==> flow/design.v <==
`timescale 1ns / 1ps
module fir
#(
    parameter   DIN_WIDTH    = 8    ,    
                FIR_TAP      = 16   ,    
                COEF_WIDTH   = 8    ,    
                DOUT_WIDTH   = 8        
)
(
    input           clk         ,
    input           rst_n       ,
    input           load_sw     ,                
    input       [ DIN_WIDTH-1:0]    data_in ,    
    input       [COEF_WIDTH-1:0]    coff_in ,    
    output      [DOUT_WIDTH-1:0]    data_out     
    );
localparam  PROD_WIDTH   = DIN_WIDTH + COEF_WIDTH,  
            ADD_WIDTH    = PROD_WIDTH + clogb2(FIR_TAP) ; 
reg [DIN_WIDTH-1:0] data_in_r;
wire [ADD_WIDTH-1:0] data_out_w;
reg [COEF_WIDTH-1:0] coff [FIR_TAP-1:0];     
wire [PROD_WIDTH-1:0] prod [FIR_TAP-1:0];    
reg [ADD_WIDTH-1:0] sum [FIR_TAP-1:0];       
always @(posedge clk or negedge rst_n) begin: LOAD
    integer i;
    if (!rst_n) begin
        for (i = 0; i <= FIR_TAP-1; i = i +1) begin
            coff[i] <= 'd0;
        end
        data_in_r <= 'd0;
    end else if(!load_sw) begin      
        coff[FIR_TAP-1] <= coff_in;
        for (i = FIR_TAP-1; i > 0; i = i -1) begin
            coff[i-1] <= coff[i];
        end
    end else begin
        data_in_r <= data_in;        
    end
end
genvar k;
generate
    for (k = 0; k < FIR_TAP; k = k + 1) begin
        assign prod[k] = data_in_r * coff[k];
    end
endgenerate
always @(posedge clk or negedge rst_n) begin: SOP
    integer m;
    if (!rst_n) begin
        for (m = 0; m < FIR_TAP; m = m + 1) begin
            sum[m] <= 'd0;
        end
    end else begin
        sum[FIR_TAP-1] <= prod[FIR_TAP-1];
        for (m = FIR_TAP-1; m > 0; m = m - 1) begin
            sum[m-1] <= prod[m-1] + sum[m];
        end
    end
end
assign data_out_w = sum[0];
assign data_out = data_out_w[ADD_WIDTH-1:ADD_WIDTH-DOUT_WIDTH];
function integer clogb2 (input integer depth);
    begin
        for(clogb2=0; depth>1; clogb2=clogb2+1)
        depth = depth >> 1;
    end
endfunction
endmodule
From RTL to reports: fir. The steps from the RTL of fir to its reports follow in flow order. Lines are those of the file above, counted from 1. Not given: n/a

Top module: fir. Clock input: clk. Cell library: sky130hd. Corner: tt_025C_1v80.

Word level. Source: Yosys, flattened and elaborated. Widths are those after wreduce; folded enables and synchronous resets count as part of the registers. Registers that Yosys merges into a memory's read port (data or address) are not register bits. Print and check cells do not count. Equal cells are merged and count once.

The entry for elaborated cells reads 64. The figure for memory bits (writable) is 0. The figure for memory bits (read-only) is 0. For bits in latches the number is 0. Under register bits stands 449. Clocked read ports x word width: 0. The figure for memories kept is 0.

Under reductions and logical operators stands 0. For shift operators the number is 0. For add/subtract/negate cells the number is 15. For $mul the number is 16. The figure for divide/modulo/power cells is 0. Under multiplexer cells stands 0. The entry for equality and inequality tests reads 0. The entry for bitwise gates (word level) reads 0. The entry for magnitude comparators reads 0.

Operators with widths (count): multiplier 8 x 8 -> 16 bit (16); adder 16 x 20 -> 20 bit (13); adder 16 x 17 -> 18 bit (1); adder 16 x 16 -> 17 bit (1).

Longest topological paths. Yosys ltp: most cells in a row. Word level: on the elaborated netlist, between registers, memories and ports. Mapped: between sequential cells and ports; inverters and the memories' decode and read muxes count.

Word-level depth: 2. The figure for ABC_AREA is 1. For mapped depth the number is 22. Depth with buffers taken out: 20.

After synthesis. The flow's flattened synthesis, as Yosys stat reports it; memories are mapped. The netlist is that of the ABC_AREA named above (0 if unset); the other value can give another one.

Mapped cells: 7108. The entry for buffers reads 268. Under sequential part of the area stands 10860.4 um2. The figure for chip area (Yosys) is 56708.1 um2. The entry for flip-flops reads 434.

Cells by type: sky130_fd_sc_hd__fa_1 (count 786, total area 1.57E+04 um2); sky130_fd_sc_hd__dfrtp_1 (count 434, total area 1.09E+04 um2); sky130_fd_sc_hd__inv_1 (count 2172, total area 8.15E+03 um2); sky130_fd_sc_hd__ha_1 (count 641, total area 8.02E+03 um2); sky130_fd_sc_hd__nand2_1 (count 1590, total area 5.97E+03 um2); sky130_fd_sc_hd__a21oi_1 (count 307, total area 1.54E+03 um2); sky130_fd_sc_hd__xor2_1 (count 154, total area 1.35E+03 um2); sky130_fd_sc_hd__nand3_1 (count 184, total area 920.883 um2); sky130_fd_sc_hd__nor2_1 (count 227, total area 852.067 um2); sky130_fd_sc_hd__clkbuf_1 (count 216, total area 810.778 um2); sky130_fd_sc_hd__o21ai_0 (count 159, total area 795.763 um2); sky130_fd_sc_hd__mux2_2 (count 24, total area 270.259 um2); sky130_fd_sc_hd__xnor2_1 (count 27, total area 236.477 um2); sky130_fd_sc_hd__a21o_1 (count 23, total area 172.666 um2); sky130_fd_sc_hd__buf_2 (count 34, total area 170.163 um2); sky130_fd_sc_hd__nand4_1 (count 17, total area 106.352 um2); sky130_fd_sc_hd__o21bai_1 (count 13, total area 97.594 um2); sky130_fd_sc_hd__nand3_2 (count 8, total area 80.077 um2).

Other cell types: 20; their cells: 92.

Path before layout. Path of least setup slack by OpenSTA after synthesis, without wires, with an ideal clock, recovery checks aside; 20% of the period is set as input and as output delay. Where synthesis merged equal registers, the netlist keeps one of their names.

Path type: register to register. From: register data_in_r[7]. To: register sum[11][16]. Under clock period stands 7.0 ns. Under arrival stands 4.106 ns. Under required time stands 6.883 ns. Under path delay stands 4.223 ns. Under setup time stands 0.117 ns. The entry for launch time at the first pin reads 0.000 ns. Stages on the path: 20. The figure for buffers on the path is 2. The entry for slack reads 2.777 ns. Synthesis period reached: 4.223 ns.

"path delay" = arrival - input delay + setup time. "stages on the path": output pins that drive a net of the path, with the launching flip-flop's if there is one; two outputs of one cell count as two. "synthesis period reached" is the clock period less the worst setup slack; recovery checks do not enter. This is arithmetic on one report: input and output delays are still those of the set period (20% each). Between the ends stands the longest chain of elaborated cells between them, by number of cells; it is not shown to be the way that was timed. Of several equally long chains one is given. A line is the first line of the expression or statement that the cell stems from. Yosys adds cells for indexed reads and writes and turns some case tables into memories.

Cells stage by stage: sky130_fd_sc_hd__dfrtp_1 > sky130_fd_sc_hd__clkbuf_1 > sky130_fd_sc_hd__clkbuf_1 > sky130_fd_sc_hd__nand2_1 > sky130_fd_sc_hd__fa_1 > sky130_fd_sc_hd__inv_1 > sky130_fd_sc_hd__fa_1 > sky130_fd_sc_hd__fa_1 > sky130_fd_sc_hd__inv_1 > sky130_fd_sc_hd__fa_1 > sky130_fd_sc_hd__inv_1 > sky130_fd_sc_hd__ha_1 > sky130_fd_sc_hd__a21oi_1 > sky130_fd_sc_hd__nor2_1 > sky130_fd_sc_hd__o21ai_0 > sky130_fd_sc_hd__nand3_1 > sky130_fd_sc_hd__nand2_1 > sky130_fd_sc_hd__nand2_1 > sky130_fd_sc_hd__nand2_1 > sky130_fd_sc_hd__nand2_1. The figure for length of the longest elaborated chain is 2. The entry for elaborated cells on any way between the ends reads 2. Under source lines of those cells stands 2.

RTL lines, path post-synthesis: start, declared (RTL line 19) `reg [DIN_WIDTH-1:0] data_in_r;`; start, assigned (RTL line 30) `data_in_r <= 'd0;`; start, assigned (RTL line 37) `data_in_r <= data_in;`; multiplier 8 x 8 -> 16 bit (RTL line 43) `assign prod[k] = data_in_r * coff[k];`; adder 16 x 20 -> 20 bit (RTL line 55) `sum[m-1] <= prod[m-1] + sum[m];`; end, assigned (RTL line 50) `sum[m] <= 'd0;`; end, assigned (RTL line 55); end, declared (RTL line 23) `reg [ADD_WIDTH-1:0] sum [FIR_TAP-1:0];`.

Worst path after layout. From the final timing report of flow run 1: the path of least setup slack in the routed layout; clock arrival at registers is part of the times.

Path type: register to register. From: register data_in_r[5]. To: register sum[2][8]. The entry for slack reads 1.05 ns. Under clock period stands 5.89 ns. The figure for buffers on the path is 6. Stages on the path: 18. Under arrival stands 5.45 ns. Under setup time stands 0.08 ns. Under required time stands 6.51 ns. The entry for launch time at the first pin reads 0.66 ns.

Between the ends stands the longest chain of elaborated cells between them, by number of cells; it is not shown to be the way that was timed. Of several equally long chains one is given.

Cells stage by stage: sky130_fd_sc_hd__dfrtp_4 > sky130_fd_sc_hd__buf_4 > sky130_fd_sc_hd__buf_12 > sky130_fd_sc_hd__buf_16 > sky130_fd_sc_hd__buf_4 > sky130_fd_sc_hd__nand2_1 > sky130_fd_sc_hd__fa_1 > sky130_fd_sc_hd__fa_1 > sky130_fd_sc_hd__inv_1 > sky130_fd_sc_hd__fa_1 > sky130_fd_sc_hd__fa_1 > sky130_fd_sc_hd__ha_4 > sky130_fd_sc_hd__a21o_1 > sky130_fd_sc_hd__nor2_1 > sky130_fd_sc_hd__o21ai_1 > sky130_fd_sc_hd__buf_4 > sky130_fd_sc_hd__buf_4 > sky130_fd_sc_hd__xor2_1. The figure for length of the longest elaborated chain is 2. The entry for elaborated cells on any way between the ends reads 2. Under source lines of those cells stands 2.

RTL lines, path post-layout: start, declared (RTL line 19) `reg [DIN_WIDTH-1:0] data_in_r;`; start, assigned (RTL line 30) `data_in_r <= 'd0;`; start, assigned (RTL line 37) `data_in_r <= data_in;`; multiplier 8 x 8 -> 16 bit (RTL line 43) `assign prod[k] = data_in_r * coff[k];`; adder 16 x 20 -> 20 bit (RTL line 55) `sum[m-1] <= prod[m-1] + sum[m];`; end, assigned (RTL line 50) `sum[m] <= 'd0;`; end, assigned (RTL line 55); end, declared (RTL line 23) `reg [ADD_WIDTH-1:0] sum [FIR_TAP-1:0];`.

Wiki page: fir / flow data

Measured results for fir: 4 stored runs of the Yosys and OpenROAD flow on sky130hd. The settings differ; the order carries no meaning. The constraints put input and output delay at 20% of the set period each and load the outputs with 0.01 pF.

Files of flow run 1:
==> flow/run.sh <==
#!/bin/bash
# the make line also repeats the synthesis and layout settings of config.mk as NAME=value (left out here)
make -C /OpenROAD-flow-scripts/flow DESIGN_CONFIG=/design/flow/config.mk WORK_HOME=/design/flow/orfs CLKGATE_MAP_FILE= finish
==> flow/config.mk <==
export PLATFORM = sky130hd
export DESIGN_NAME = fir
export DESIGN_NICKNAME = fir
export VERILOG_FILES = /design/flow/design.v
export SDC_FILE = /design/flow/constraint.sdc
export NUM_CORES = 4
export LEC_CHECK = 0
export ABC_AREA = 1
export CAP_MARGIN = 10
export CELL_PAD_IN_SITES_DETAIL_PLACEMENT = 2
export CORE_ASPECT_RATIO = 1.85
export CORE_MARGIN = 5
export CORE_UTILIZATION = 40
export CTS_CLUSTER_DIAMETER = 116
export CTS_CLUSTER_SIZE = 73
export HOLD_SLACK_MARGIN = 0.02
export MAX_ROUTING_LAYER = met4
export MIN_ROUTING_LAYER = met2
export PLACE_DENSITY_LB_ADDON = 0.03
export SETUP_SLACK_MARGIN = 1.26
export SLEW_MARGIN = 20
export TNS_END_PERCENT = 20
==> flow/constraint.sdc <==
create_clock -name core_clock -period 5.89 [get_ports {clk}]
set_input_delay 1.1780 -clock core_clock [delete_from_list [all_inputs] [get_ports {clk}]]
set_output_delay 1.1780 -clock core_clock [all_outputs]
set_load 0.01 [all_outputs]

Results of flow run 1. The full die area reads 149,759.0 um2. The worst setup slack after layout comes to 1.054 ns. The post-synthesis cell area is 56,708.1 um2. The summed negative setup slack reads 0.000 ns. The area of the standard cells in the finished layout comes to 63,233.1 um2.

Files of flow run 2:
==> flow/run.sh <==
#!/bin/bash
# the make line also repeats the synthesis and layout settings of config.mk as NAME=value (left out here)
make -C /OpenROAD-flow-scripts/flow DESIGN_CONFIG=/design/flow/config.mk WORK_HOME=/design/flow/orfs CLKGATE_MAP_FILE= finish
==> flow/config.mk <==
export PLATFORM = sky130hd
export DESIGN_NAME = fir
export DESIGN_NICKNAME = fir
export VERILOG_FILES = /design/flow/design.v
export SDC_FILE = /design/flow/constraint.sdc
export NUM_CORES = 4
export LEC_CHECK = 0
export CAP_MARGIN = 20
export CORE_MARGIN = 2
export CORE_UTILIZATION = 40
export SETUP_SLACK_MARGIN = 1.29
export SLEW_MARGIN = 20
==> flow/constraint.sdc <==
create_clock -name core_clock -period 5.91 [get_ports {clk}]
set_input_delay 1.1820 -clock core_clock [delete_from_list [all_inputs] [get_ports {clk}]]
set_output_delay 1.1820 -clock core_clock [all_outputs]
set_load 0.01 [all_outputs]

Results of flow run 2. The area of the standard cells in the finished layout comes to 65,001.1 um2. The worst setup slack after layout comes to 0.994 ns. The full die area reads 138,600.0 um2. The post-synthesis cell area is 54,254.5 um2. The summed negative setup slack reads 0.000 ns.

Files of flow run 3:
==> flow/run.sh <==
#!/bin/bash
# the make line also repeats the synthesis and layout settings of config.mk as NAME=value (left out here)
make -C /OpenROAD-flow-scripts/flow DESIGN_CONFIG=/design/flow/config.mk WORK_HOME=/design/flow/orfs CLKGATE_MAP_FILE= finish
==> flow/config.mk <==
export PLATFORM = sky130hd
export DESIGN_NAME = fir
export DESIGN_NICKNAME = fir
export VERILOG_FILES = /design/flow/design.v
export SDC_FILE = /design/flow/constraint.sdc
export NUM_CORES = 4
export LEC_CHECK = 0
export CAP_MARGIN = 10
export CORE_ASPECT_RATIO = 0.53
export CORE_MARGIN = 9
export CORE_UTILIZATION = 45
export CTS_CLUSTER_DIAMETER = 204
export CTS_CLUSTER_SIZE = 30
export MAX_ROUTING_LAYER = met5
export MIN_ROUTING_LAYER = met1
export SETUP_SLACK_MARGIN = 1.06
export SLEW_MARGIN = 20
export TNS_END_PERCENT = 60
==> flow/constraint.sdc <==
create_clock -name core_clock -period 3.74 [get_ports {clk}]
set_input_delay 0.7480 -clock core_clock [delete_from_list [all_inputs] [get_ports {clk}]]
set_output_delay 0.7480 -clock core_clock [all_outputs]
set_load 0.01 [all_outputs]

Results of flow run 3. The area of the standard cells in the finished layout comes to 68,763.4 um2. The worst setup slack after layout comes to -1.184 ns. The full die area reads 134,025.0 um2. The summed negative setup slack reads -152.406 ns. The post-synthesis cell area is 54,254.5 um2.

Files of flow run 4:
==> flow/run.sh <==
#!/bin/bash
# the make line also repeats the synthesis and layout settings of config.mk as NAME=value (left out here)
make -C /OpenROAD-flow-scripts/flow DESIGN_CONFIG=/design/flow/config.mk WORK_HOME=/design/flow/orfs CLKGATE_MAP_FILE= finish
==> flow/config.mk <==
export PLATFORM = sky130hd
export DESIGN_NAME = fir
export DESIGN_NICKNAME = fir
export VERILOG_FILES = /design/flow/design.v
export SDC_FILE = /design/flow/constraint.sdc
export NUM_CORES = 4
export LEC_CHECK = 0
export ABC_AREA = 1
export CAP_MARGIN = 40
export CELL_PAD_IN_SITES_GLOBAL_PLACEMENT = 0
export CORE_ASPECT_RATIO = 0.66
export CORE_MARGIN = 2
export CORE_UTILIZATION = 63
export CTS_CLUSTER_DIAMETER = 221
export CTS_CLUSTER_SIZE = 15
export GPL_ROUTABILITY_DRIVEN = 0
export GPL_TIMING_DRIVEN = 1
export PLACE_DENSITY_LB_ADDON = 0.06
export SLEW_MARGIN = 35
export TNS_END_PERCENT = 40
==> flow/constraint.sdc <==
create_clock -name core_clock -period 6.16 [get_ports {clk}]
set_input_delay 1.2320 -clock core_clock [delete_from_list [all_inputs] [get_ports {clk}]]
set_output_delay 1.2320 -clock core_clock [all_outputs]
set_load 0.01 [all_outputs]

Results of flow run 4. The area of the standard cells in the finished layout comes to 58,930.3 um2. The full die area reads 92,481.3 um2. The worst setup slack after layout comes to 1.116 ns. The post-synthesis cell area is 56,708.1 um2. The summed negative setup slack reads 0.000 ns.
